==> flow/design.v <==
module PC(
    input [31:0]npc,
    input clk,
    input rst_n,
    input stall_PC,
    output [31:0]pc
);
reg rst_n_reg;
reg [31:0]pc_reg;
assign pc=pc_reg;
always@(posedge clk)
begin
    rst_n_reg<=rst_n;    
end
always@(posedge clk or negedge rst_n)
begin
    if(~rst_n)
    begin
        pc_reg <= 0;
    end
    else if(~rst_n_reg)
    begin
        pc_reg <=0;
    end
    else if(stall_PC)
    begin
        pc_reg<=pc_reg;
    end
    else
    begin
        pc_reg <= npc;
    end
end
endmodule
module NPC(
    input [31:0]pc,
    input [31:0]c,
    input npc_op,
    output [31:0]pc_4,
    output [31:0]npc
);
reg [31:0]pc_4_reg;
reg [31:0]npc_reg;
assign pc_4=pc_4_reg;
assign npc=npc_reg;
always@(*)
begin
    pc_4_reg=pc+4;
end
always@(*)
begin
    case (npc_op)
        1'b0:
        begin
            npc_reg=pc+4;
        end 
        1'b1:
        begin
            npc_reg=c;
        end
        default: npc_reg=pc+4;
    endcase
end
endmodule
module RF(
    input [31:0]wD,
    input rst_n,
    input [4:0]wR,
    input [4:0]rR1,
    input [4:0]rR2,
    input we,
    input clk,
    output [31:0]rD1,
    output [31:0]rD2,
    output wire [31:0]rdata_19
);
reg [31:0]dataReg[31:0];
assign rD1 = (rR1 == 5'b0)?32'b0:dataReg[rR1];
assign rD2 = (rR2 == 5'b0)?32'b0:dataReg[rR2];
assign rdata_19 = dataReg[19];
always @(posedge clk or negedge rst_n) 
begin
    if(!rst_n)
    begin
        dataReg[0]  <= 32'b0;
        dataReg[1]  <= 32'b0;
        dataReg[2]  <= 32'b0;
        dataReg[3]  <= 32'b0;
        dataReg[4]  <= 32'b0;
        dataReg[5]  <= 32'b0;
        dataReg[6]  <= 32'b0;
        dataReg[7]  <= 32'b0;
        dataReg[8]  <= 32'b0;
        dataReg[9]  <= 32'b0;
        dataReg[10] <= 32'b0;
        dataReg[11] <= 32'b0;
        dataReg[12] <= 32'b0;
        dataReg[13] <= 32'b0;
        dataReg[14] <= 32'b0;
        dataReg[15] <= 32'b0;
        dataReg[16] <= 32'b0;
        dataReg[17] <= 32'b0;
        dataReg[18] <= 32'b0;
        dataReg[19] <= 32'b0;
        dataReg[20] <= 32'b0;
        dataReg[21] <= 32'b0;
        dataReg[22] <= 32'b0;
        dataReg[23] <= 32'b0;
        dataReg[24] <= 32'b0;
        dataReg[25] <= 32'b0;
        dataReg[26] <= 32'b0;
        dataReg[27] <= 32'b0;
        dataReg[28] <= 32'b0;
        dataReg[29] <= 32'b0;
        dataReg[30] <= 32'b0;
        dataReg[31] <= 32'b0;
    end
    else if(we && wR<32)
    begin
        dataReg[wR]<=wD;    
    end    
end
endmodule
module SEXT(
    input [24:0]din,
    input [2:0]sext_op,
    output [31:0]ext
);
reg [31:0] ext_reg;
assign ext=ext_reg;
always@(*)
begin
    case (sext_op)
        3'b000: 
        begin
            ext_reg={{20{din[24]}},din[24:13]};
        end
        3'b001: 
        begin
            ext_reg={{20{din[24]}},din[24:18],din[4:0]};
        end
        3'b010: 
        begin
            ext_reg={din[24:5],{12{1'b0}}};
        end
        3'b011: 
        begin
            ext_reg={{12{din[24]}},din[12:5],din[13],din[23:14],1'b0};
        end
        3'b100:
        begin
            ext_reg={{20{din[24]}},din[0],din[23:18],din[4:1],1'b0};
        end
        default: 
            ext_reg={{7{1'b0}},din[24:0]};
    endcase
end
endmodule
module Control(
    input [31:0]inst,
    input breq,
    input brlt,
    output npc_op,
    output rf_we,
    output brun,
    output asel,
    output bsel,
    output [1:0]wbsel,
    output dram_we,
    output [3:0]alu_op,
    output [2:0]sext_op,
    output reg rR1_use,
    output reg rR2_use
);
wire [10:0] op;
reg npc_op_reg;
reg rf_we_reg;
reg asel_reg;
reg bsel_reg;
reg [1:0]wbsel_reg;
reg dram_we_reg;
reg [3:0]alu_op_reg;
reg [2:0]sext_op_reg;
assign npc_op=npc_op_reg;
assign rf_we=rf_we_reg;
assign asel=asel_reg;
assign bsel=bsel_reg;
assign wbsel=wbsel_reg;
assign dram_we=dram_we_reg;
assign alu_op=alu_op_reg;
assign sext_op=sext_op_reg;
assign op = {inst[30],inst[14:12],inst[6:0]};
always@(*)
begin
    case (op)
        11'b00001100111:
        begin
            npc_op_reg=1;
        end
        11'b10001100111:
        begin
            npc_op_reg=1;
        end
        11'b00001100011:
        begin
            if (breq==1) 
            begin
                npc_op_reg=1;    
            end
            else
            begin
                npc_op_reg=0;
            end
        end
        11'b10001100011:
        begin
            if (breq==1) 
            begin
                npc_op_reg=1;    
            end
            else
            begin
                npc_op_reg=0;
            end
        end
        11'b00011100011:
        begin
            if (breq==1) 
            begin
                npc_op_reg=0;    
            end
            else
            begin
                npc_op_reg=1;
            end
        end
        11'b10011100011:
        begin
            if (breq==1) 
            begin
                npc_op_reg=0;    
            end
            else
            begin
                npc_op_reg=1;
            end
        end
        11'b01001100011:
        begin
            if (brlt==1) 
            begin
                npc_op_reg=1;    
            end
            else
            begin
                npc_op_reg=0;
            end
        end
        11'b11001100011:
        begin
            if (brlt==1) 
            begin
                npc_op_reg=1;    
            end
            else
            begin
                npc_op_reg=0;
            end
        end
        11'b01011100011:
        begin
            if (brlt==1) 
            begin
                npc_op_reg=0;    
            end
            else
            begin
                npc_op_reg=1;
            end
        end
        11'b11011100011:
        begin
            if (brlt==1) 
            begin
                npc_op_reg=0;    
            end
            else
            begin
                npc_op_reg=1;
            end
        end
        default:
        begin
            case (op[6:0])
                7'b1101111: 
                begin
                    npc_op_reg=1;
                end
                default: npc_op_reg=0;
            endcase
        end
    endcase
end
always@(*)
begin
    sext_op_reg=0;
    case(op)
        11'b00000110011:
        begin
            alu_op_reg=0;
            rf_we_reg=1;
            asel_reg=1;
            bsel_reg=0;
            dram_we_reg=0;
            wbsel_reg=1;
            rR1_use=1;
            rR2_use=1;
        end
        11'b10000110011:
        begin
            alu_op_reg=1;
            rf_we_reg=1;
            asel_reg=1;
            bsel_reg=0;
            dram_we_reg=0;
            wbsel_reg=1;
            rR1_use=1;
            rR2_use=1;
        end
        11'b01110110011:
        begin
            alu_op_reg=2;
            rf_we_reg=1;
            asel_reg=1;
            bsel_reg=0;
            dram_we_reg=0;
            wbsel_reg=1;
            rR1_use=1;
            rR2_use=1;
        end
        11'b01100110011:
        begin
            alu_op_reg=3;
            rf_we_reg=1;
            asel_reg=1;
            bsel_reg=0;
            dram_we_reg=0;
            wbsel_reg=1;
            rR1_use=1;
            rR2_use=1;
        end
        11'b01000110011:
        begin
            alu_op_reg=4;
            rf_we_reg=1;
            asel_reg=1;
            bsel_reg=0;
            dram_we_reg=0;
            wbsel_reg=1;
            rR1_use=1;
            rR2_use=1;
        end
        11'b00010110011:
        begin
            alu_op_reg=5;
            rf_we_reg=1;
            asel_reg=1;
            bsel_reg=0;
            dram_we_reg=0;
            wbsel_reg=1;
            rR1_use=1;
            rR2_use=1;
        end
        11'b01010110011:
        begin
            alu_op_reg=6;
            rf_we_reg=1;
            asel_reg=1;
            bsel_reg=0;
            dram_we_reg=0;
            wbsel_reg=1;
            rR1_use=1;
            rR2_use=1;
        end
        11'b11010110011:
        begin
            alu_op_reg=7;
            rf_we_reg=1;
            asel_reg=1;
            bsel_reg=0;
            dram_we_reg=0;
            wbsel_reg=1;
            rR1_use=1;
            rR2_use=1;
        end
        11'b00000010011:
        begin
            alu_op_reg=0;
            sext_op_reg=0;
            rf_we_reg=1;
            asel_reg=1;
            bsel_reg=1;
            dram_we_reg=0;
            wbsel_reg=1;
            rR1_use=1;
            rR2_use=0;
        end
        11'b10000010011:
        begin
            alu_op_reg=0;
            sext_op_reg=0;
            rf_we_reg=1;
            asel_reg=1;
            bsel_reg=1;
            dram_we_reg=0;
            wbsel_reg=1;
            rR1_use=1;
            rR2_use=0;
        end
        11'b01110010011:
        begin
            alu_op_reg=2;
            sext_op_reg=0;
            rf_we_reg=1;
            asel_reg=1;
            bsel_reg=1;
            dram_we_reg=0;
            wbsel_reg=1;
            rR1_use=1;
            rR2_use=0;
        end
        11'b11110010011:
        begin
            alu_op_reg=2;
            sext_op_reg=0;
            rf_we_reg=1;
            asel_reg=1;
            bsel_reg=1;
            dram_we_reg=0;
            wbsel_reg=1;
            rR1_use=1;
            rR2_use=0;
        end
        11'b01100010011:
        begin
            alu_op_reg=3;
            sext_op_reg=0;
            rf_we_reg=1;
            asel_reg=1;
            bsel_reg=1;
            dram_we_reg=0;
            wbsel_reg=1;
            rR1_use=1;
            rR2_use=0;
        end
        11'b11100010011:
        begin
            alu_op_reg=3;
            sext_op_reg=0;
            rf_we_reg=1;
            asel_reg=1;
            bsel_reg=1;
            dram_we_reg=0;
            wbsel_reg=1;
            rR1_use=1;
            rR2_use=0;
        end
        11'b01000010011:
        begin
            alu_op_reg=4;
            sext_op_reg=0;
            rf_we_reg=1;
            asel_reg=1;
            bsel_reg=1;
            dram_we_reg=0;
            wbsel_reg=1;
            rR1_use=1;
            rR2_use=0;
        end
        11'b11000010011:
        begin
            alu_op_reg=4;
            sext_op_reg=0;
            rf_we_reg=1;
            asel_reg=1;
            bsel_reg=1;
            dram_we_reg=0;
            wbsel_reg=1;
            rR1_use=1;
            rR2_use=0;
        end
        11'b00010010011:
        begin
            alu_op_reg=5;
            sext_op_reg=0;
            rf_we_reg=1;
            asel_reg=1;
            bsel_reg=1;
            dram_we_reg=0;
            wbsel_reg=1;
            rR1_use=1;
            rR2_use=0;
        end
        11'b01010010011:
        begin
            alu_op_reg=6;
            sext_op_reg=0;
            rf_we_reg=1;
            asel_reg=1;
            bsel_reg=1;
            dram_we_reg=0;
            wbsel_reg=1;
            rR1_use=1;
            rR2_use=0;
        end
        11'b11010010011:
        begin
            alu_op_reg=7;
            sext_op_reg=0;
            rf_we_reg=1;
            asel_reg=1;
            bsel_reg=1;
            dram_we_reg=0;
            wbsel_reg=1;
            rR1_use=1;
            rR2_use=0;
        end
        11'b00100000011:
        begin
            alu_op_reg=0;
            sext_op_reg=0;
            rf_we_reg=1;
            asel_reg=1;
            bsel_reg=1;
            dram_we_reg=0;
            wbsel_reg=2;
            rR1_use=1;
            rR2_use=0;
        end
        11'b10100000011:
        begin
            alu_op_reg=0;
            sext_op_reg=0;
            rf_we_reg=1;
            asel_reg=1;
            bsel_reg=1;
            dram_we_reg=0;
            wbsel_reg=2;
            rR1_use=1;
            rR2_use=0;
        end
        11'b00001100111:
        begin
            alu_op_reg=0;
            sext_op_reg=0;
            rf_we_reg=1;
            asel_reg=1;
            bsel_reg=1;
            dram_we_reg=0;
            wbsel_reg=0;
            rR1_use=1;
            rR2_use=0;
        end
        11'b10001100111:
        begin
            alu_op_reg=0;
            sext_op_reg=0;
            rf_we_reg=1;
            asel_reg=1;
            bsel_reg=1;
            dram_we_reg=0;
            wbsel_reg=0;
            rR1_use=1;
            rR2_use=0;
        end
        11'b00100100011:
        begin
            alu_op_reg=0;
            sext_op_reg=1;
            rf_we_reg=0;
            asel_reg=1;
            bsel_reg=1;
            dram_we_reg=1;
            wbsel_reg=1;
            rR1_use=1;
            rR2_use=1;
        end
        11'b10100100011:
        begin
            alu_op_reg=0;
            sext_op_reg=1;
            rf_we_reg=0;
            asel_reg=1;
            bsel_reg=1;
            dram_we_reg=1;
            wbsel_reg=1;
            rR1_use=1;
            rR2_use=1;
        end
        11'b00001100011:
        begin
            alu_op_reg=0;
            sext_op_reg=4;
            rf_we_reg=0;
            asel_reg=0;
            bsel_reg=1;
            dram_we_reg=0;
            wbsel_reg=1;
            rR1_use=1;
            rR2_use=1;
        end
        11'b10001100011:
        begin
            alu_op_reg=0;
            sext_op_reg=4;
            rf_we_reg=0;
            asel_reg=0;
            bsel_reg=1;
            dram_we_reg=0;
            wbsel_reg=1;
            rR1_use=1;
            rR2_use=1;
        end
        11'b00011100011:
        begin
            alu_op_reg=0;
            sext_op_reg=4;
            rf_we_reg=0;
            asel_reg=0;
            bsel_reg=1;
            dram_we_reg=0;
            wbsel_reg=1;
            rR1_use=1;
            rR2_use=1;
        end
        11'b10011100011:
        begin
            alu_op_reg=0;
            sext_op_reg=4;
            rf_we_reg=0;
            asel_reg=0;
            bsel_reg=1;
            dram_we_reg=0;
            wbsel_reg=1;
            rR1_use=1;
            rR2_use=1;
        end
        11'b01001100011:
        begin
            alu_op_reg=0;
            sext_op_reg=4;
            rf_we_reg=0;
            asel_reg=0;
            bsel_reg=1;
            dram_we_reg=0;
            wbsel_reg=1;
            rR1_use=1;
            rR2_use=1;
        end
        11'b11001100011:
        begin
            alu_op_reg=0;
            sext_op_reg=4;
            rf_we_reg=0;
            asel_reg=0;
            bsel_reg=1;
            dram_we_reg=0;
            wbsel_reg=1;
            rR1_use=1;
            rR2_use=1;
        end
        11'b01011100011:
        begin
            alu_op_reg=0;
            sext_op_reg=4;
            rf_we_reg=0;
            asel_reg=0;
            bsel_reg=1;
            dram_we_reg=0;
            wbsel_reg=1;
            rR1_use=1;
            rR2_use=1;
        end
        11'b11011100011:
        begin
            alu_op_reg=0;
            sext_op_reg=4;
            rf_we_reg=0;
            asel_reg=0;
            bsel_reg=1;
            dram_we_reg=0;
            wbsel_reg=1;
            rR1_use=1;
            rR2_use=1;
        end
        default:
        begin
            case (op[6:0])
                7'b0110111: 
                begin
                    alu_op_reg=8;
                    sext_op_reg=2;
                    rf_we_reg=1;
                    asel_reg=0;
                    bsel_reg=1;
                    dram_we_reg=0;
                    wbsel_reg=1;
                    rR1_use=0;
                    rR2_use=0;
                end
                7'b1101111: 
                begin
                    alu_op_reg=0;
                    sext_op_reg=3;
                    rf_we_reg=1;
                    asel_reg=0;
                    bsel_reg=1;
                    dram_we_reg=0;
                    wbsel_reg=0;
                    rR1_use=0;
                    rR2_use=0;
                end
                default:
                begin
                    alu_op_reg=15;
                    sext_op_reg=0;
                    rf_we_reg=0;
                    asel_reg=1;
                    bsel_reg=0;
                    dram_we_reg=0;
                    wbsel_reg=1;
                    rR1_use=0;
                    rR2_use=0;
                end
            endcase
        end
    endcase
end
endmodule
module BC(
    input [31:0]a,
    input [31:0]b,
    input BrUn,
    output BrEq,
    output BrLt
);
reg BrEq_reg;
reg BrLt_reg;
assign BrEq = BrEq_reg;
assign BrLt = BrLt_reg;
always@(*)
begin
    if(a==b)
    begin
        BrEq_reg = 1;
        BrLt_reg = 0;
    end
    else if($signed(a)<$signed(b))
    begin
        BrLt_reg = 1;
        BrEq_reg = 0;
    end
    else
    begin
        BrEq_reg = 0;
        BrLt_reg = 0;
    end
end
endmodule
module ALU(
    input [31:0]a,
    input [31:0]b,
    input [3:0]op,
    output [31:0]c
);
reg [31:0]c_reg;
wire [4:0] shift;
assign c=c_reg;
assign shift = b[4:0];
always@(*)
begin
    case(op)
        4'b0000:
        begin
            c_reg=a+b;
        end
        4'b0001:
        begin
            c_reg=a-b;
        end
        4'b0010:
        begin
            c_reg=a&b;
        end
        4'b0011:
        begin
            c_reg=a|b;
        end
        4'b0100:
        begin
            c_reg=a^b;
        end
        4'b0101:
        begin
            case(shift)
                5'd00: c_reg = a;
                5'd01: c_reg = a << 01;
                5'd02: c_reg = a << 02;
                5'd03: c_reg = a << 03;
                5'd04: c_reg = a << 04;
                5'd05: c_reg = a << 05;
                5'd06: c_reg = a << 06;
                5'd07: c_reg = a << 07;
                5'd08: c_reg = a << 08;
                5'd09: c_reg = a << 09;
                5'd10: c_reg = a << 10;
                5'd11: c_reg = a << 11;
                5'd12: c_reg = a << 12;
                5'd13: c_reg = a << 13;
                5'd14: c_reg = a << 14;
                5'd15: c_reg = a << 15;
                5'd16: c_reg = a << 16;
                5'd17: c_reg = a << 17;
                5'd18: c_reg = a << 18;
                5'd19: c_reg = a << 19;
                5'd20: c_reg = a << 20;
                5'd21: c_reg = a << 21;
                5'd22: c_reg = a << 22;
                5'd23: c_reg = a << 23;
                5'd24: c_reg = a << 24;
                5'd25: c_reg = a << 25;
                5'd26: c_reg = a << 26;
                5'd27: c_reg = a << 27;
                5'd28: c_reg = a << 28;
                5'd29: c_reg = a << 29;
                5'd30: c_reg = a << 30;
                5'd31: c_reg = a << 31;
                default: c_reg = a;
            endcase
        end
        4'b0110:
        begin
            case(shift)
                5'd00: c_reg = a;
                5'd01: c_reg = a >> 01;
                5'd02: c_reg = a >> 02;
                5'd03: c_reg = a >> 03;
                5'd04: c_reg = a >> 04;
                5'd05: c_reg = a >> 05;
                5'd06: c_reg = a >> 06;
                5'd07: c_reg = a >> 07;
                5'd08: c_reg = a >> 08;
                5'd09: c_reg = a >> 09;
                5'd10: c_reg = a >> 10;
                5'd11: c_reg = a >> 11;
                5'd12: c_reg = a >> 12;
                5'd13: c_reg = a >> 13;
                5'd14: c_reg = a >> 14;
                5'd15: c_reg = a >> 15;
                5'd16: c_reg = a >> 16;
                5'd17: c_reg = a >> 17;
                5'd18: c_reg = a >> 18;
                5'd19: c_reg = a >> 19;
                5'd20: c_reg = a >> 20;
                5'd21: c_reg = a >> 21;
                5'd22: c_reg = a >> 22;
                5'd23: c_reg = a >> 23;
                5'd24: c_reg = a >> 24;
                5'd25: c_reg = a >> 25;
                5'd26: c_reg = a >> 26;
                5'd27: c_reg = a >> 27;
                5'd28: c_reg = a >> 28;
                5'd29: c_reg = a >> 29;
                5'd30: c_reg = a >> 30;
                5'd31: c_reg = a >> 31;
                default: c_reg = a;
            endcase
        end
        4'b0111:
        begin
            case(shift)
                5'd00: c_reg = a;
                5'd01: c_reg = $signed(a) >>> 01;
                5'd02: c_reg = $signed(a) >>> 02;
                5'd03: c_reg = $signed(a) >>> 03;
                5'd04: c_reg = $signed(a) >>> 04;
                5'd05: c_reg = $signed(a) >>> 05;
                5'd06: c_reg = $signed(a) >>> 06;
                5'd07: c_reg = $signed(a) >>> 07;
                5'd08: c_reg = $signed(a) >>> 08;
                5'd09: c_reg = $signed(a) >>> 09;
                5'd10: c_reg = $signed(a) >>> 10;
                5'd11: c_reg = $signed(a) >>> 11;
                5'd12: c_reg = $signed(a) >>> 12;
                5'd13: c_reg = $signed(a) >>> 13;
                5'd14: c_reg = $signed(a) >>> 14;
                5'd15: c_reg = $signed(a) >>> 15;
                5'd16: c_reg = $signed(a) >>> 16;
                5'd17: c_reg = $signed(a) >>> 17;
                5'd18: c_reg = $signed(a) >>> 18;
                5'd19: c_reg = $signed(a) >>> 19;
                5'd20: c_reg = $signed(a) >>> 20;
                5'd21: c_reg = $signed(a) >>> 21;
                5'd22: c_reg = $signed(a) >>> 22;
                5'd23: c_reg = $signed(a) >>> 23;
                5'd24: c_reg = $signed(a) >>> 24;
                5'd25: c_reg = $signed(a) >>> 25;
                5'd26: c_reg = $signed(a) >>> 26;
                5'd27: c_reg = $signed(a) >>> 27;
                5'd28: c_reg = $signed(a) >>> 28;
                5'd29: c_reg = $signed(a) >>> 29;
                5'd30: c_reg = $signed(a) >>> 30;
                5'd31: c_reg = $signed(a) >>> 31;
                default: c_reg = a;
            endcase
        end
        4'b1000:
        begin
            c_reg=b;
        end
        default:c_reg=a;
    endcase
end
endmodule
module hazard_ctrl(
    input   [4:0] wR_EX,
    input   [4:0] wR_MEM,
    input   [4:0] wR_WB,
    input   rf_we_EX,
    input   rf_we_MEM,
    input   rf_we_WB,
    input   [4:0] rR1_ID,
    input   [4:0] rR2_ID,
    input   rR1_use,
    input   rR2_use,
    input   [31:0] pc4_EX,
    input   [31:0] c_EX,
    input   [31:0] wD_MEM,
    input   [31:0] wD_WB,
    input   [1:0] WBsel_EX,
    input   npc_op_EX,
    output  reg [31:0] rD1_fw,
    output  reg [31:0] rD2_fw,
    output  rD1_fw_op,
    output  rD2_fw_op,
    output  reg stall_PC,
    output  reg stall_IF_ID,
    output  reg flush_IF_ID,
    output  reg flush_ID_EX
);
wire [31:0] wD_EX = (WBsel_EX==0)?pc4_EX:c_EX;
wire r1_wb_hazard_EX,r1_wb_hazard_MEM,r1_wb_hazard_WB;
wire r2_wb_hazard_EX,r2_wb_hazard_MEM,r2_wb_hazard_WB;
assign rD1_fw_op=((r1_wb_hazard_EX&(WBsel_EX!=1))|r1_wb_hazard_MEM|r1_wb_hazard_WB);
assign rD2_fw_op=((r2_wb_hazard_EX&(WBsel_EX!=1))|r2_wb_hazard_MEM|r2_wb_hazard_WB);
assign r1_wb_hazard_EX = ((wR_EX==rR1_ID)&rf_we_EX&rR1_use&(wR_EX!=5'b0));
assign r1_wb_hazard_MEM= ((wR_MEM==rR1_ID)&rf_we_MEM&rR1_use&(wR_MEM!=5'b0));
assign r1_wb_hazard_WB = ((wR_WB==rR1_ID)&rf_we_WB&rR1_use&(wR_WB!=5'b0));
assign r2_wb_hazard_EX = ((wR_EX==rR2_ID)&rf_we_EX&rR2_use&(wR_EX!=5'b0));
assign r2_wb_hazard_MEM= ((wR_MEM==rR2_ID)&rf_we_MEM&rR2_use&(wR_MEM!=5'b0));
assign r2_wb_hazard_WB = ((wR_WB==rR2_ID)&rf_we_WB&rR2_use&(wR_WB!=5'b0));
always@(*)
begin
    if(r1_wb_hazard_EX) rD1_fw=wD_EX;
    else if(r1_wb_hazard_MEM) rD1_fw=wD_MEM;
    else if(r1_wb_hazard_WB) rD1_fw=wD_WB;
    else    rD1_fw=0;
end
always@(*)
begin
    if(r2_wb_hazard_EX) rD2_fw=wD_EX;
    else if(r2_wb_hazard_MEM) rD2_fw=wD_MEM;
    else if(r2_wb_hazard_WB) rD2_fw=wD_WB;
    else    rD2_fw=0;
end
wire load_hazard = ((r1_wb_hazard_EX | r2_wb_hazard_EX)&(WBsel_EX==1));
always@(*)
begin
    if(load_hazard) stall_PC=1;
    else    stall_PC=0;
end
always@(*)
begin
    if(load_hazard) stall_IF_ID=1;
    else    stall_IF_ID=0;
end
wire ctrl_hazard = npc_op_EX;
always@(*)
begin
    if(ctrl_hazard) flush_IF_ID=1;
    else    flush_IF_ID=0;
end
always@(*)
begin
    if(ctrl_hazard) flush_ID_EX=1;
    else if(load_hazard)    flush_ID_EX=1;
    else    flush_ID_EX=0;
end
endmodule
module Reg_IF_ID(
    input   clk,
    input   rst_n,
    input   [31:0]inst_IF,
    input   [31:0]pc_IF,
    input   [31:0]pc4_IF,
    input   stall_IF_ID,
    input   flush_IF_ID,
    output  reg [31:0]inst_ID,
    output  reg [31:0]pc_ID,
    output  reg [31:0]pc4_ID
);
always@(posedge clk or negedge rst_n)
begin
    if(~rst_n)
    begin
        inst_ID<=0;
    end
    else if(flush_IF_ID)
    begin
        inst_ID<=0;
    end
    else if(stall_IF_ID)
    begin
        inst_ID<=inst_ID;
    end
    else
    begin
        inst_ID<=inst_IF;
    end
end
always@(posedge clk or negedge rst_n)
begin
    if(~rst_n)
    begin
        pc_ID<=0;
    end
    else if(flush_IF_ID)
    begin
        pc_ID<=0;
    end
    else if(stall_IF_ID)
    begin
        pc_ID<=pc_ID;
    end
    else
    begin
        pc_ID<=pc_IF;
    end
end
always@(posedge clk or negedge rst_n)
begin
    if(~rst_n)
    begin
        pc4_ID<=0;
    end
    else if(flush_IF_ID)
    begin
        pc4_ID<=0;
    end
    else if(stall_IF_ID)
    begin
        pc4_ID<=pc4_ID;
    end
    else
    begin
        pc4_ID<=pc4_IF;
    end
end
endmodule
module Reg_ID_EX(
    input   clk,
    input   rst_n,
    input   [31:0]pc_ID,
    input   [31:0]pc4_ID,
    input   [31:0]rD1_ID,
    input   [31:0]rD2_ID,
    input   [31:0]ext_ID,
    input   [4:0]wR_ID,
    input   Bsel_ID,
    input   Asel_ID,
    input   [3:0]Alu_op_ID,
    input   RF_we_ID,
    input   Dram_we_ID,
    input   [1:0]WBsel_ID,
    input   npc_op_ID,
    input   flush_ID_EX,
    input   [31:0]rD1_fw,
    input   [31:0]rD2_fw,
    input   rD1_fw_op,
    input   rD2_fw_op,
    output  reg [31:0]pc_EX,
    output  reg [31:0]pc4_EX,
    output  reg [31:0]rD1_EX,
    output  reg [31:0]rD2_EX,
    output  reg [31:0]ext_EX,
    output  reg [4:0]wR_EX,
    output  reg Bsel_EX,
    output  reg Asel_EX,
    output  reg [3:0]Alu_op_EX,
    output  reg RF_we_EX,
    output  reg Dram_we_EX,
    output  reg [1:0]WBsel_EX,
    output  reg npc_op_EX
);
always@(posedge clk or negedge rst_n)
begin
    if(~rst_n)
    begin
        npc_op_EX<=0;
    end
    else
    begin
        npc_op_EX<=npc_op_ID;
    end
end
always@(posedge clk or negedge rst_n)
begin
    if(~rst_n)
    begin
        WBsel_EX<=0;
    end
    else if(flush_ID_EX)
    begin
        WBsel_EX<=0;
    end
    else
    begin
        WBsel_EX<=WBsel_ID;
    end
end
always@(posedge clk or negedge rst_n)
begin
    if(~rst_n)
    begin
        Dram_we_EX<=0;
    end
    else if(flush_ID_EX)
    begin
        Dram_we_EX<=0;
    end
    else
    begin
        Dram_we_EX<=Dram_we_ID;
    end
end
always@(posedge clk or negedge rst_n)
begin
    if(~rst_n)
    begin
        RF_we_EX<=0;
    end
    else if(flush_ID_EX)
    begin
        RF_we_EX<=0;
    end
    else
    begin
        RF_we_EX<=RF_we_ID;
    end
end
always@(posedge clk or negedge rst_n)
begin
    if(~rst_n)
    begin
        Alu_op_EX<=0;
    end
    else if(flush_ID_EX)
    begin
        Alu_op_EX<=0;
    end
    else
    begin
        Alu_op_EX<=Alu_op_ID;
    end
end
always@(posedge clk or negedge rst_n)
begin
    if(~rst_n)
    begin
        Asel_EX<=0;
    end
    else
    begin
        Asel_EX<=Asel_ID;
    end
end
always@(posedge clk or negedge rst_n)
begin
    if(~rst_n)
    begin
        Bsel_EX<=0;
    end
    else
    begin
        Bsel_EX<=Bsel_ID;
    end
end
always@(posedge clk or negedge rst_n)
begin
    if(~rst_n)
    begin
        wR_EX<=0;
    end
    else
    begin
        wR_EX<=wR_ID;
    end
end
always@(posedge clk or negedge rst_n)
begin
    if(~rst_n)
    begin
        pc_EX<=0;
    end
    else
    begin
        pc_EX<=pc_ID;
    end
end
always@(posedge clk or negedge rst_n)
begin
    if(~rst_n)
    begin
        pc4_EX<=0;
    end
    else
    begin
        pc4_EX<=pc4_ID;
    end
end
always@(posedge clk or negedge rst_n)
begin
    if(~rst_n)
    begin
        rD1_EX<=0;
    end
    else if(rD1_fw_op)
    begin
        rD1_EX<=rD1_fw;
    end
    else
    begin
        rD1_EX<=rD1_ID;
    end
end
always@(posedge clk or negedge rst_n)
begin
    if(~rst_n)
    begin
        rD2_EX<=0;
    end
    else if(rD2_fw_op)
    begin
        rD2_EX<=rD2_fw;
    end
    else
    begin
        rD2_EX<=rD2_ID;
    end
end
always@(posedge clk or negedge rst_n)
begin
    if(~rst_n)
    begin
        ext_EX<=0;
    end
    else
    begin
        ext_EX<=ext_ID;
    end
end
endmodule
module Reg_EX_MEM(
    input   clk,
    input   rst_n,
    input   [31:0]pc4_EX,
    input   [31:0]c_EX,
    input   [31:0]rD2_EX,
    input   [4:0]wR_EX,
    input   RF_we_EX,
    input   Dram_we_EX,
    input   [1:0]WBsel_EX,
    output  reg [31:0] pc4_MEM,
    output  reg [31:0] c_MEM,
    output  reg [31:0] rD2_MEM,
    output  reg [4:0] wR_MEM,
    output  reg RF_we_MEM,
    output  reg Dram_we_MEM,
    output  reg [1:0] WBsel_MEM
);
always@(posedge clk or negedge rst_n)
begin
    if(~rst_n)
    begin
        rD2_MEM<=0;
    end
    else
    begin
        rD2_MEM<=rD2_EX;
    end
end
always@(posedge clk or negedge rst_n)
begin
    if(~rst_n)
    begin
        pc4_MEM<=0;
    end
    else
    begin
        pc4_MEM<=pc4_EX;
    end
end
always@(posedge clk or negedge rst_n)
begin
    if(~rst_n)
    begin
        c_MEM<=0;
    end
    else
    begin
        c_MEM<=c_EX;
    end
end
always@(posedge clk or negedge rst_n)
begin
    if(~rst_n)
    begin
        wR_MEM<=0;
    end
    else
    begin
        wR_MEM<=wR_EX;
    end
end
always@(posedge clk or negedge rst_n)
begin
    if(~rst_n)
    begin
        RF_we_MEM<=0;
    end
    else
    begin
        RF_we_MEM<=RF_we_EX;
    end
end
always@(posedge clk or negedge rst_n)
begin
    if(~rst_n)
    begin
        Dram_we_MEM<=0;
    end
    else
    begin
        Dram_we_MEM<=Dram_we_EX;
    end
end
always@(posedge clk or negedge rst_n)
begin
    if(~rst_n)
    begin
        WBsel_MEM<=0;
    end
    else
    begin
        WBsel_MEM<=WBsel_EX;
    end
end
endmodule
module Reg_MEM_WB(
    input   clk,
    input   rst_n,
    input   [31:0]RF_wd_MEM,
    input   [4:0]wR_MEM,
    input   RF_we_MEM,
    output  reg [31:0] RF_wd_WB,
    output  reg [4:0] wR_WB,
    output  reg RF_we_WB
);
always@(posedge clk or negedge rst_n)
begin
    if(~rst_n)
    begin
        RF_wd_WB<=0;
    end
    else
    begin
        RF_wd_WB<=RF_wd_MEM;
    end
end
always@(posedge clk or negedge rst_n)
begin
    if(~rst_n)
    begin
        wR_WB<=0;
    end
    else
    begin
        wR_WB<=wR_MEM;
    end
end
always@(posedge clk or negedge rst_n)
begin
    if(~rst_n)
    begin
        RF_we_WB<=0;
    end
    else
    begin
        RF_we_WB<=RF_we_MEM;
    end
end
endmodule
module cpu_top(
    input wire clk,
    input wire rst_n,
    input wire [31:0] rData,
    input wire [31:0] inst,
    output wire [31:0] pc,
    output wire [31:0] display,
    output wire [31:0] addr,
    output wire [31:0] wData,
    output wire wen,
    output wire [31:0] rdata_19
);
wire [31:0] rdata_19_out;
assign rdata_19 = rdata_19_out;
assign display = inst;
wire [31:0] npc;
wire npc_op;
wire [31:0] pc_4;
wire [2:0] sext_op;
wire [31:0] ext;
wire rf_we;
wire [31:0] regData_1;
wire [31:0] regData_2;
wire [31:0] regData_wb;
wire brun;
wire breq;
wire brlt;
wire bsel;
wire asel;
wire [31:0] alu_a;
wire [31:0] alu_b;
wire [31:0] alu_c;
wire [3:0] alu_op;
wire dram_we;
wire [31:0] dram_rd;
wire [1:0] wbsel;
assign alu_a = (Asel_EX_con==1)?rD1_EX_con:pc_EX_con;
assign alu_b = (Bsel_EX_con==1)?ext_EX_con:rD2_EX_con;
assign regData_wb = (WBsel_MEM_con==0)?pc4_MEM_con:((WBsel_MEM_con==1)?c_MEM_con:dram_rd);
assign addr=c_MEM_con;
assign wData=rD2_MEM_con;
assign wen = Dram_we_MEM_con;
assign dram_rd=rData;
wire [31:0]inst_ID_con;
wire [31:0]pc_ID_con,pc_EX_con;
wire [31:0]pc4_ID_con,pc4_EX_con,pc4_MEM_con;
wire [31:0]rD1_EX_con,rD2_EX_con,rD2_MEM_con;
wire [31:0]ext_EX_con;
wire [4:0]wR_EX_con,wR_MEM_con,wR_WB_con;
wire Asel_EX_con,Bsel_EX_con;
wire [3:0]Alu_op_EX_con;
wire RF_we_EX_con,RF_we_MEM_con,RF_we_WB_con;
wire Dram_we_EX_con,Dram_we_MEM_con;
wire [1:0]WBsel_EX_con,WBsel_MEM_con;
wire [31:0]c_MEM_con;
wire [31:0]RF_wd_WB_con;
wire [31:0]rD1_fw_con,rD2_fw_con;
wire stall_PC_con,stall_IF_ID_con;
wire flush_IF_ID_con,flush_ID_EX_con;
wire rD1_fw_op_con,rD2_fw_op_con;
wire rR1_use_con,rR2_use_con;
wire npc_op_EX_con;
hazard_ctrl U_hazard_ctrl(
    .wR_EX(wR_EX_con),
    .wR_MEM(wR_MEM_con),
    .wR_WB(wR_WB_con),
    .rf_we_EX(RF_we_EX_con),
    .rf_we_MEM(RF_we_MEM_con),
    .rf_we_WB(RF_we_WB_con),
    .rR1_ID(inst_ID_con[19:15]),
    .rR2_ID(inst_ID_con[24:20]),
    .pc4_EX(pc4_EX_con),
    .c_EX(alu_c),
    .wD_MEM(regData_wb),
    .wD_WB(RF_wd_WB_con),
    .WBsel_EX(WBsel_EX_con),
    .npc_op_EX(npc_op_EX_con),
    .rR1_use(rR1_use_con),
    .rR2_use(rR2_use_con),
    .rD1_fw(rD1_fw_con),
    .rD2_fw(rD2_fw_con),
    .rD1_fw_op(rD1_fw_op_con),
    .rD2_fw_op(rD2_fw_op_con),
    .stall_PC(stall_PC_con),
    .stall_IF_ID(stall_IF_ID_con),
    .flush_IF_ID(flush_IF_ID_con),
    .flush_ID_EX(flush_ID_EX_con)
);
NPC npcImpl(
    .pc(pc),
    .c(alu_c),
    .npc_op(npc_op_EX_con),
    .pc_4(pc_4),
    .npc(npc)
);
PC pcImpl(
    .pc(pc),
    .clk(clk),
    .rst_n(rst_n),
    .stall_PC(stall_PC_con),
    .npc(npc)
);
Reg_IF_ID U_Reg_IF_ID(
    .clk(clk),
    .rst_n(rst_n),
    .inst_IF(inst),
    .pc_IF(pc),
    .pc4_IF(pc_4),
    .stall_IF_ID(stall_IF_ID_con),
    .flush_IF_ID(flush_IF_ID_con),
    .inst_ID(inst_ID_con),
    .pc_ID(pc_ID_con),
    .pc4_ID(pc4_ID_con)
);
RF rfImpl(
    .wD(RF_wd_WB_con),
    .wR(wR_WB_con),
    .rR1(inst_ID_con[19:15]),
    .rR2(inst_ID_con[24:20]),
    .we(RF_we_WB_con),
    .clk(clk),
    .rst_n(rst_n),
    .rD1(regData_1),
    .rD2(regData_2),
    .rdata_19(rdata_19_out)
);
SEXT sextImpl(
    .din(inst_ID_con[31:7]),
    .sext_op(sext_op),
    .ext(ext)
);
Reg_ID_EX U_Reg_ID_EX(
    .clk(clk),
    .rst_n(rst_n),
    .pc_ID(pc_ID_con),
    .pc4_ID(pc4_ID_con),
    .rD1_ID(regData_1),
    .rD2_ID(regData_2),
    .ext_ID(ext),
    .wR_ID(inst_ID_con[11:7]),
    .Bsel_ID(bsel),
    .Asel_ID(asel),
    .Alu_op_ID(alu_op),
    .RF_we_ID(rf_we),
    .Dram_we_ID(dram_we),
    .WBsel_ID(wbsel),
    .npc_op_ID(npc_op),
    .flush_ID_EX(flush_ID_EX_con),
    .rD1_fw(rD1_fw_con),
    .rD2_fw(rD2_fw_con),
    .rD1_fw_op(rD1_fw_op_con),
    .rD2_fw_op(rD2_fw_op_con),
    .npc_op_EX(npc_op_EX_con),
    .pc_EX(pc_EX_con),
    .pc4_EX(pc4_EX_con),
    .rD1_EX(rD1_EX_con),
    .rD2_EX(rD2_EX_con),
    .ext_EX(ext_EX_con),
    .wR_EX(wR_EX_con),
    .Bsel_EX(Bsel_EX_con),
    .Asel_EX(Asel_EX_con),
    .Alu_op_EX(Alu_op_EX_con),
    .RF_we_EX(RF_we_EX_con),
    .Dram_we_EX(Dram_we_EX_con),
    .WBsel_EX(WBsel_EX_con)
);
BC bcImpl(
    .a(regData_1),
    .b(regData_2),
    .BrUn(brun),
    .BrEq(breq),
    .BrLt(brlt)
);
ALU aluImpl(
    .a(alu_a),
    .b(alu_b),
    .op(Alu_op_EX_con),
    .c(alu_c)
);
Reg_EX_MEM U_Reg_EX_MEM(
    .clk(clk),
    .rst_n(rst_n),
    .pc4_EX(pc4_EX_con),
    .c_EX(alu_c),
    .rD2_EX(rD2_EX_con),
    .wR_EX(wR_EX_con),
    .RF_we_EX(RF_we_EX_con),
    .Dram_we_EX(Dram_we_EX_con),
    .WBsel_EX(WBsel_EX_con),
    .pc4_MEM(pc4_MEM_con),
    .c_MEM(c_MEM_con),
    .rD2_MEM(rD2_MEM_con),
    .wR_MEM(wR_MEM_con),
    .RF_we_MEM(RF_we_MEM_con),
    .Dram_we_MEM(Dram_we_MEM_con),
    .WBsel_MEM(WBsel_MEM_con)
);
Reg_MEM_WB U_Reg_MEM_WB(
    .clk(clk),
    .rst_n(rst_n),
    .RF_wd_MEM(regData_wb),
    .wR_MEM(wR_MEM_con),
    .RF_we_MEM(RF_we_MEM_con),
    .RF_wd_WB(RF_wd_WB_con),
    .wR_WB(wR_WB_con),
    .RF_we_WB(RF_we_WB_con)
);
Control controlImpl(
    .inst(inst_ID_con),
    .breq(breq),
    .brlt(brlt),
    .npc_op(npc_op),
    .rf_we(rf_we),
    .brun(brun),
    .asel(asel),
    .bsel(bsel),
    .wbsel(wbsel),
    .dram_we(dram_we),
    .alu_op(alu_op),
    .sext_op(sext_op),
    .rR1_use(rR1_use_con),
    .rR2_use(rR2_use_con)
);
endmodule
**From RTL to reports: cpu_top**

What the tools print for cpu_top, step after step.
Line numbers count from 1 in the design file above.
Operators carry their Yosys type and port widths (W data, S select, Z words).
Library cell names are shortened.
The mark - stands for no value.

- Top module: cpu_top
- Clock input: clk
- Standard-cell library: sky130hd
- Corner: tt_025C_1v80

**After elaboration**

Yosys after proc, flatten, opt, wreduce and memory -nomap, before mapping. Print and check cells are not counted. Equal cells are merged and count once.

- Flip-flop bits (word level): 1440
- Bits of input ports: 66
- Word-level cells: 404

- $add $sub $neg: 3
- $lt $le $gt $ge: 2
- Equal/unequal tests: 183
- Multiplexer cells: 61
- Bitwise gates (word level): 30
- Reduce/logical cells: 66

Operators with widths:

| operator | count |
|---|---|
| $pmux W32 S32 | 3 |
| $pmux W32 S31 | 2 |
| $mux W32 | 23 |
| $eq A5 B5 Y1 const B | 64 |
| $pmux W32 S9 | 1 |
| $eq A5 B4 Y1 const B | 32 |
| $pmux W32 S5 | 1 |
| $eq A11 B11 Y1 const B | 14 |
| $eq A11 B10 Y1 const B | 10 |
| $eq A5 B3 Y1 const B | 16 |
| $pmux W32 S2 | 1 |
| $reduce_and A2 Y1 | 31 |
| $reduce_or A25 Y1 | 2 |
| $eq A5 B2 Y1 const B | 8 |
| $eq A11 B8 Y1 const B | 3 |
| $reduce_or A33 Y1 | 1 |
| $add A32 B3 Y32 const B | 1 |
| $add A32 B32 Y32 | 1 |
| $sub A32 B32 Y32 | 1 |
| $lt A32 B32 Y1 | 1 |
| $eq A32 B32 Y1 | 1 |
| $and A32 B32 Y32 | 1 |
| $or A32 B32 Y32 | 1 |
| $xor A32 B32 Y32 | 1 |
| $pmux W4 S8 | 1 |
| $eq A5 B5 Y1 | 6 |
| $reduce_or A29 Y1 | 1 |
| $reduce_or A23 Y1 | 1 |

Other operator kinds: 42; their cells: 116.

**Longest topological paths**

Depth = most cells in a row (Yosys ltp): at word level without a register or memory, in the mapped netlist without a sequential cell, where the memories' decode and read muxes count.

- Word-level depth: 10
- ABC_AREA: 0
- Gate-level depth with buffers: 27
- Depth with buffers taken out: 20

**After synthesis**

Yosys stat after the flow's synthesis: flattened, memories mapped to cells. It holds for the ABC_AREA given above (unset counts as 0); a run with the other value may have another netlist.

- Standard cells after synthesis: 7772
- Synthesis area: 80161.9 um^2
- Area of sequential cells: 36055.8 um^2
- Mapped flip-flops: 1441
- Buffer cells: 798

Cell types:

| cell type | count |
|---|---|
| dfrtp_1 | 1439 |
| mux2_2 | 1005 |
| a22oi_1 | 664 |
| nand2_1 | 586 |
| clkbuf_1 | 569 |
| a21oi_1 | 393 |
| a221oi_1 | 194 |
| ha_1 | 133 |
| a22o_1 | 170 |
| o21ai_0 | 259 |
| nor2_1 | 345 |
| o22ai_1 | 193 |
| mux2i_1 | 96 |
| nand4_1 | 151 |
| a222oi_1 | 83 |
| nor3_1 | 156 |
| nand3_1 | 144 |
| xnor2_1 | 63 |

Other cell types: 94; their cells: 1129.
The figures by module come from a second, unflattened synthesis with its own total; it is not the netlist above.

- Cell total of the unflattened synthesis: 8552
- Area (unflattened synthesis): 86641.8 um^2

Each row is one instance without its submodules.

By module:

| module | times used | cells | area (um^2) | seq. area (um^2) |
|---|---|---|---|---|
| RF | 1 | 4705 | 51953.6 | 24823.8 |
| ALU | 1 | 2006 | 12562.0 | 0.0 |
| Reg_ID_EX | 1 | 256 | 5542.8 | 4404.2 |
| Reg_IF_ID | 1 | 310 | 3910.0 | 2402.3 |
| Reg_EX_MEM | 1 | 105 | 2627.5 | 2627.5 |
| hazard_ctrl | 1 | 337 | 2376.0 | 0.0 |
| cpu_top | 1 | 211 | 2025.7 | 0.0 |
| PC | 1 | 104 | 1423.9 | 820.8 |
| NPC | 1 | 178 | 1188.6 | 0.0 |
| Reg_MEM_WB | 1 | 38 | 950.9 | 950.9 |
| BC | 1 | 117 | 840.8 | 0.0 |
| SEXT | 1 | 119 | 774.5 | 0.0 |
| Control | 1 | 66 | 465.4 | 0.0 |

**Timing after synthesis**

Source: OpenSTA report_checks on the synthesized netlist (no wires, ideal clock, input and output delay 20% of the period each), path of least setup slack; recovery checks are left aside. Register names are those of the netlist, which keeps one name where synthesis merged equal registers.

- Kind: register to register
- Start: reg U_Reg_ID_EX.Bsel_EX
- End: reg U_Reg_ID_EX.rD2_EX[16]
- Period: 8500 ps
- Library setup time: 129 ps
- Time at the first pin: 0 ps
- Arrival time: 5014 ps
- Data required time: 8371 ps
- Path slack: 3356 ps
- Path delay: 5143 ps
- Driving pins on the path: 23
- Path buffers: 7
- Synthesis period reached: 5144 ps

"path delay" = arrival - input delay + setup time.
"driving pins on the path": output pins that drive a net of the path, with the launching flip-flop's if there is one; two outputs of one cell count as two.
"synthesis period reached" = period - worst setup slack (recovery checks aside). The figure is calculated, with input and output delays left at 20% of the set period.
Between the ends stands the longest chain of elaborated cells between them, by number of cells; it is not shown to be the way that was timed. Of several equally long chains one is given.
A line is the first line of the expression or statement that the cell stems from. Yosys adds cells for indexed reads and writes and turns some case tables into memories.
A register here has more assigning lines than the two given.

- Cells stage by stage: dfrtp_1 -> buf_6 -> buf_6 -> mux2i_4 -> inv_2 -> buf_6 -> buf_2 -> buf_2 -> buf_2 -> buf_2 -> ha_1 -> mux2_2 -> ha_1 -> a21o_1 -> a22o_1 -> a2111oi_1 -> a21oi_1 -> or3_1 -> a31oi_1 -> a21oi_1 -> o21ai_1 -> nor2_1 -> o41a_1
- Cells in the longest elaborated chain: 7
- Elaborated cells on any way between the ends: 45

Ends and longest elaborated chain, after synthesis:

| element | RTL line | source |
|---|---|---|
| from (decl) | 1097 | `output  reg Bsel_EX,` |
| from (assign) | 1191 | `Bsel_EX<=0;` |
| from (assign) | 1195 | `Bsel_EX<=Bsel_ID;` |
| $mux W32 | 1450 | `assign alu_b = (Bsel_EX_con==1)?ext_EX_con:rD2_EX_con;` |
| $eq A5 B5 Y1 | 881 | `case(shift)` |
| $pmux W32 S32 | 881 |  |
| $pmux W32 S9 | 782 | `case(op)` |
| $mux W32 | 951 | `wire [31:0] wD_EX = (WBsel_EX==0)?pc4_EX:c_EX;` |
| $mux W32 | 971 | `if(r2_wb_hazard_EX) rD2_fw=wD_EX;` |
| $mux W32 | 1252 | `else if(rD2_fw_op)` |
| to (assign) | 1254 | `rD2_EX<=rD2_fw;` |
| to (assign) | 1258 | `rD2_EX<=rD2_ID;` |
| to (decl) | 1094 | `output  reg [31:0]rD2_EX,` |

**Worst path after layout**

From the final timing report of record 4: the path of least setup slack in the routed layout; clock arrival at registers is part of the times.
The report prints the path's times to 10 ps; the period is as set.

- Kind: register to register
- Start: reg U_Reg_IF_ID.inst_ID[19]
- End: reg U_Reg_ID_EX.npc_op_EX
- Period: 8320 ps
- Library setup time: 120 ps
- Time at the first pin: 840 ps
- Arrival time: 7400 ps
- Data required time: 9050 ps
- Path slack: 1650 ps
- Driving pins on the path: 17
- Path buffers: 1

Between the ends stands the longest chain of elaborated cells between them, by number of cells; it is not shown to be the way that was timed. Of several equally long chains one is given.
A register here has more assigning lines than the two given.

- Cells stage by stage: dfrtp_1 -> nand2_1 -> nor2_4 -> buf_4 -> a22o_1 -> a221oi_1 -> nand4_1 -> nor3_1 -> nor2_1 -> ha_1 -> nand4_1 -> or2_2 -> nor4_1 -> nor2_1 -> a32o_1 -> a211oi_1 -> nand3_1
- Cells in the longest elaborated chain: 8
- Elaborated cells on any way between the ends: 44

Ends and longest elaborated chain, after layout:

| element | RTL line | source |
|---|---|---|
| from (decl) | 1008 | `output  reg [31:0]inst_ID,` |
| from (assign) | 1024 | `inst_ID<=inst_ID;` |
| from (assign) | 1028 | `inst_ID<=inst_IF;` |
| $eq A5 B5 Y1 | 78 | `assign rD1 = (rR1 == 5'b0)?32'b0:dataReg[rR1];` |
| $pmux W32 S31 | 78 |  |
| $mux W32 | 78 |  |
| $lt A32 B32 Y1 | 758 | `else if($signed(a)<$signed(b))` |
| $mux W1 | 758 |  |
| $mux W1 | 753 | `if(a==b)` |
| $mux W1 | 283 | `if (brlt==1)` |
| $pmux W1 S5 | 195 | `case (op)` |
| to (assign) | 1109 | `npc_op_EX<=0;` |
| to (assign) | 1113 | `npc_op_EX<=npc_op_ID;` |
| to (decl) | 1103 | `output  reg npc_op_EX` |

Ticket comment

Measured results for cpu_top: 6 stored runs of the Yosys and OpenROAD flow on sky130hd. The settings differ; the order carries no meaning. The constraints put input and output delay at 20% of the set period each and load the outputs with 0.01 pF.
By "clock period reached" is meant the clock period of the run minus its worst setup slack. This is arithmetic on one report: input and output delays are still those of the set period (20% each).
"time of the worst setup path" means the part of the period allowed to the worst setup path (the constraints hold back 20% at inputs and 20% at outputs) less its slack; where the path has registers, the arrival times of their clocks count too.
"time of the worst setup path" is given in steps of 10 ps.

### Record 1

Settings: `ABC_AREA=1`, `CELL_PAD_IN_SITES_DETAIL_PLACEMENT=2`, `CORE_ASPECT_RATIO=0.77`, `CORE_UTILIZATION=52`, `CTS_CLUSTER_DIAMETER=353`, `CTS_CLUSTER_SIZE=43`, `GPL_ROUTABILITY_DRIVEN=1`, `MAX_ROUTING_LAYER=met4`, `MIN_ROUTING_LAYER=met1`, `PLACE_DENSITY_LB_ADDON=0.26`, `SETUP_SLACK_MARGIN=0.55`, `SLEW_MARGIN=25`, `TNS_END_PERCENT=75`, `period_ns=5.41`, `CAP_MARGIN=20`, `CORE_MARGIN=2`

Not finished: placement ended with error DPL-0033.

### Record 2

Settings: `ABC_AREA=1`, `CAP_MARGIN=25`, `CELL_PAD_IN_SITES_GLOBAL_PLACEMENT=1`, `CORE_ASPECT_RATIO=1.51`, `CORE_UTILIZATION=59`, `GPL_TIMING_DRIVEN=1`, `PLACE_DENSITY_LB_ADDON=0.09`, `SLEW_MARGIN=10`, `period_ns=11.2`, `CORE_MARGIN=2`

Not finished: routing ended with error GRT-0116.

### Record 3

Settings: `ABC_AREA=0`, `CORE_MARGIN=2`, `CORE_UTILIZATION=67`, `GPL_TIMING_DRIVEN=0`, `MAX_ROUTING_LAYER=met5`, `MIN_ROUTING_LAYER=met2`, `PLACE_DENSITY=0.72`, `SETUP_SLACK_MARGIN=-0.07`, `period_ns=7.18`, `CAP_MARGIN=20`, `SLEW_MARGIN=20`

Not finished: routing ended with error GRT-0116.

### Record 4

Settings: `CORE_UTILIZATION=30`, `PLACE_DENSITY=0.38`, `period_ns=8.32`, `CAP_MARGIN=20`, `CORE_MARGIN=2`, `SLEW_MARGIN=20`

- Post-synthesis cell area: 80161.9 um^2
- Area of the die: 271358.0 um^2
- Standard-cell area of the final layout: 94149.0 um^2
- Worst setup slack after layout: 1651 ps
- Post-route setup TNS: 0 ps
- Clock period reached: 6669 ps
- Time of the worst setup path: 6670 ps
- Type of the worst setup path: register to register

### Record 5

Settings: `CORE_UTILIZATION=30`, `PLACE_DENSITY=0.38`, `period_ns=8.5`, `CAP_MARGIN=20`, `CORE_MARGIN=2`, `SLEW_MARGIN=20`

- Post-synthesis cell area: 80161.9 um^2
- Area of the die: 271358.0 um^2
- Standard-cell area of the final layout: 94206.6 um^2
- Worst setup slack after layout: 925 ps
- Post-route setup TNS: 0 ps
- Clock period reached: 7575 ps
- Time of the worst setup path: 7580 ps
- Type of the worst setup path: register to register

### Record 6

Settings: `ABC_AREA=1`, `CELL_PAD_IN_SITES_DETAIL_PLACEMENT=1`, `CORE_UTILIZATION=52`, `CTS_CLUSTER_DIAMETER=353`, `CTS_CLUSTER_SIZE=43`, `GPL_ROUTABILITY_DRIVEN=0`, `MAX_ROUTING_LAYER=met4`, `MIN_ROUTING_LAYER=met2`, `PLACE_DENSITY_LB_ADDON=0.26`, `SETUP_SLACK_MARGIN=0.55`, `SLEW_MARGIN=25`, `period_ns=8.5`, `CAP_MARGIN=20`, `CORE_MARGIN=2`

Not finished: routing ended with error GRT-0116.
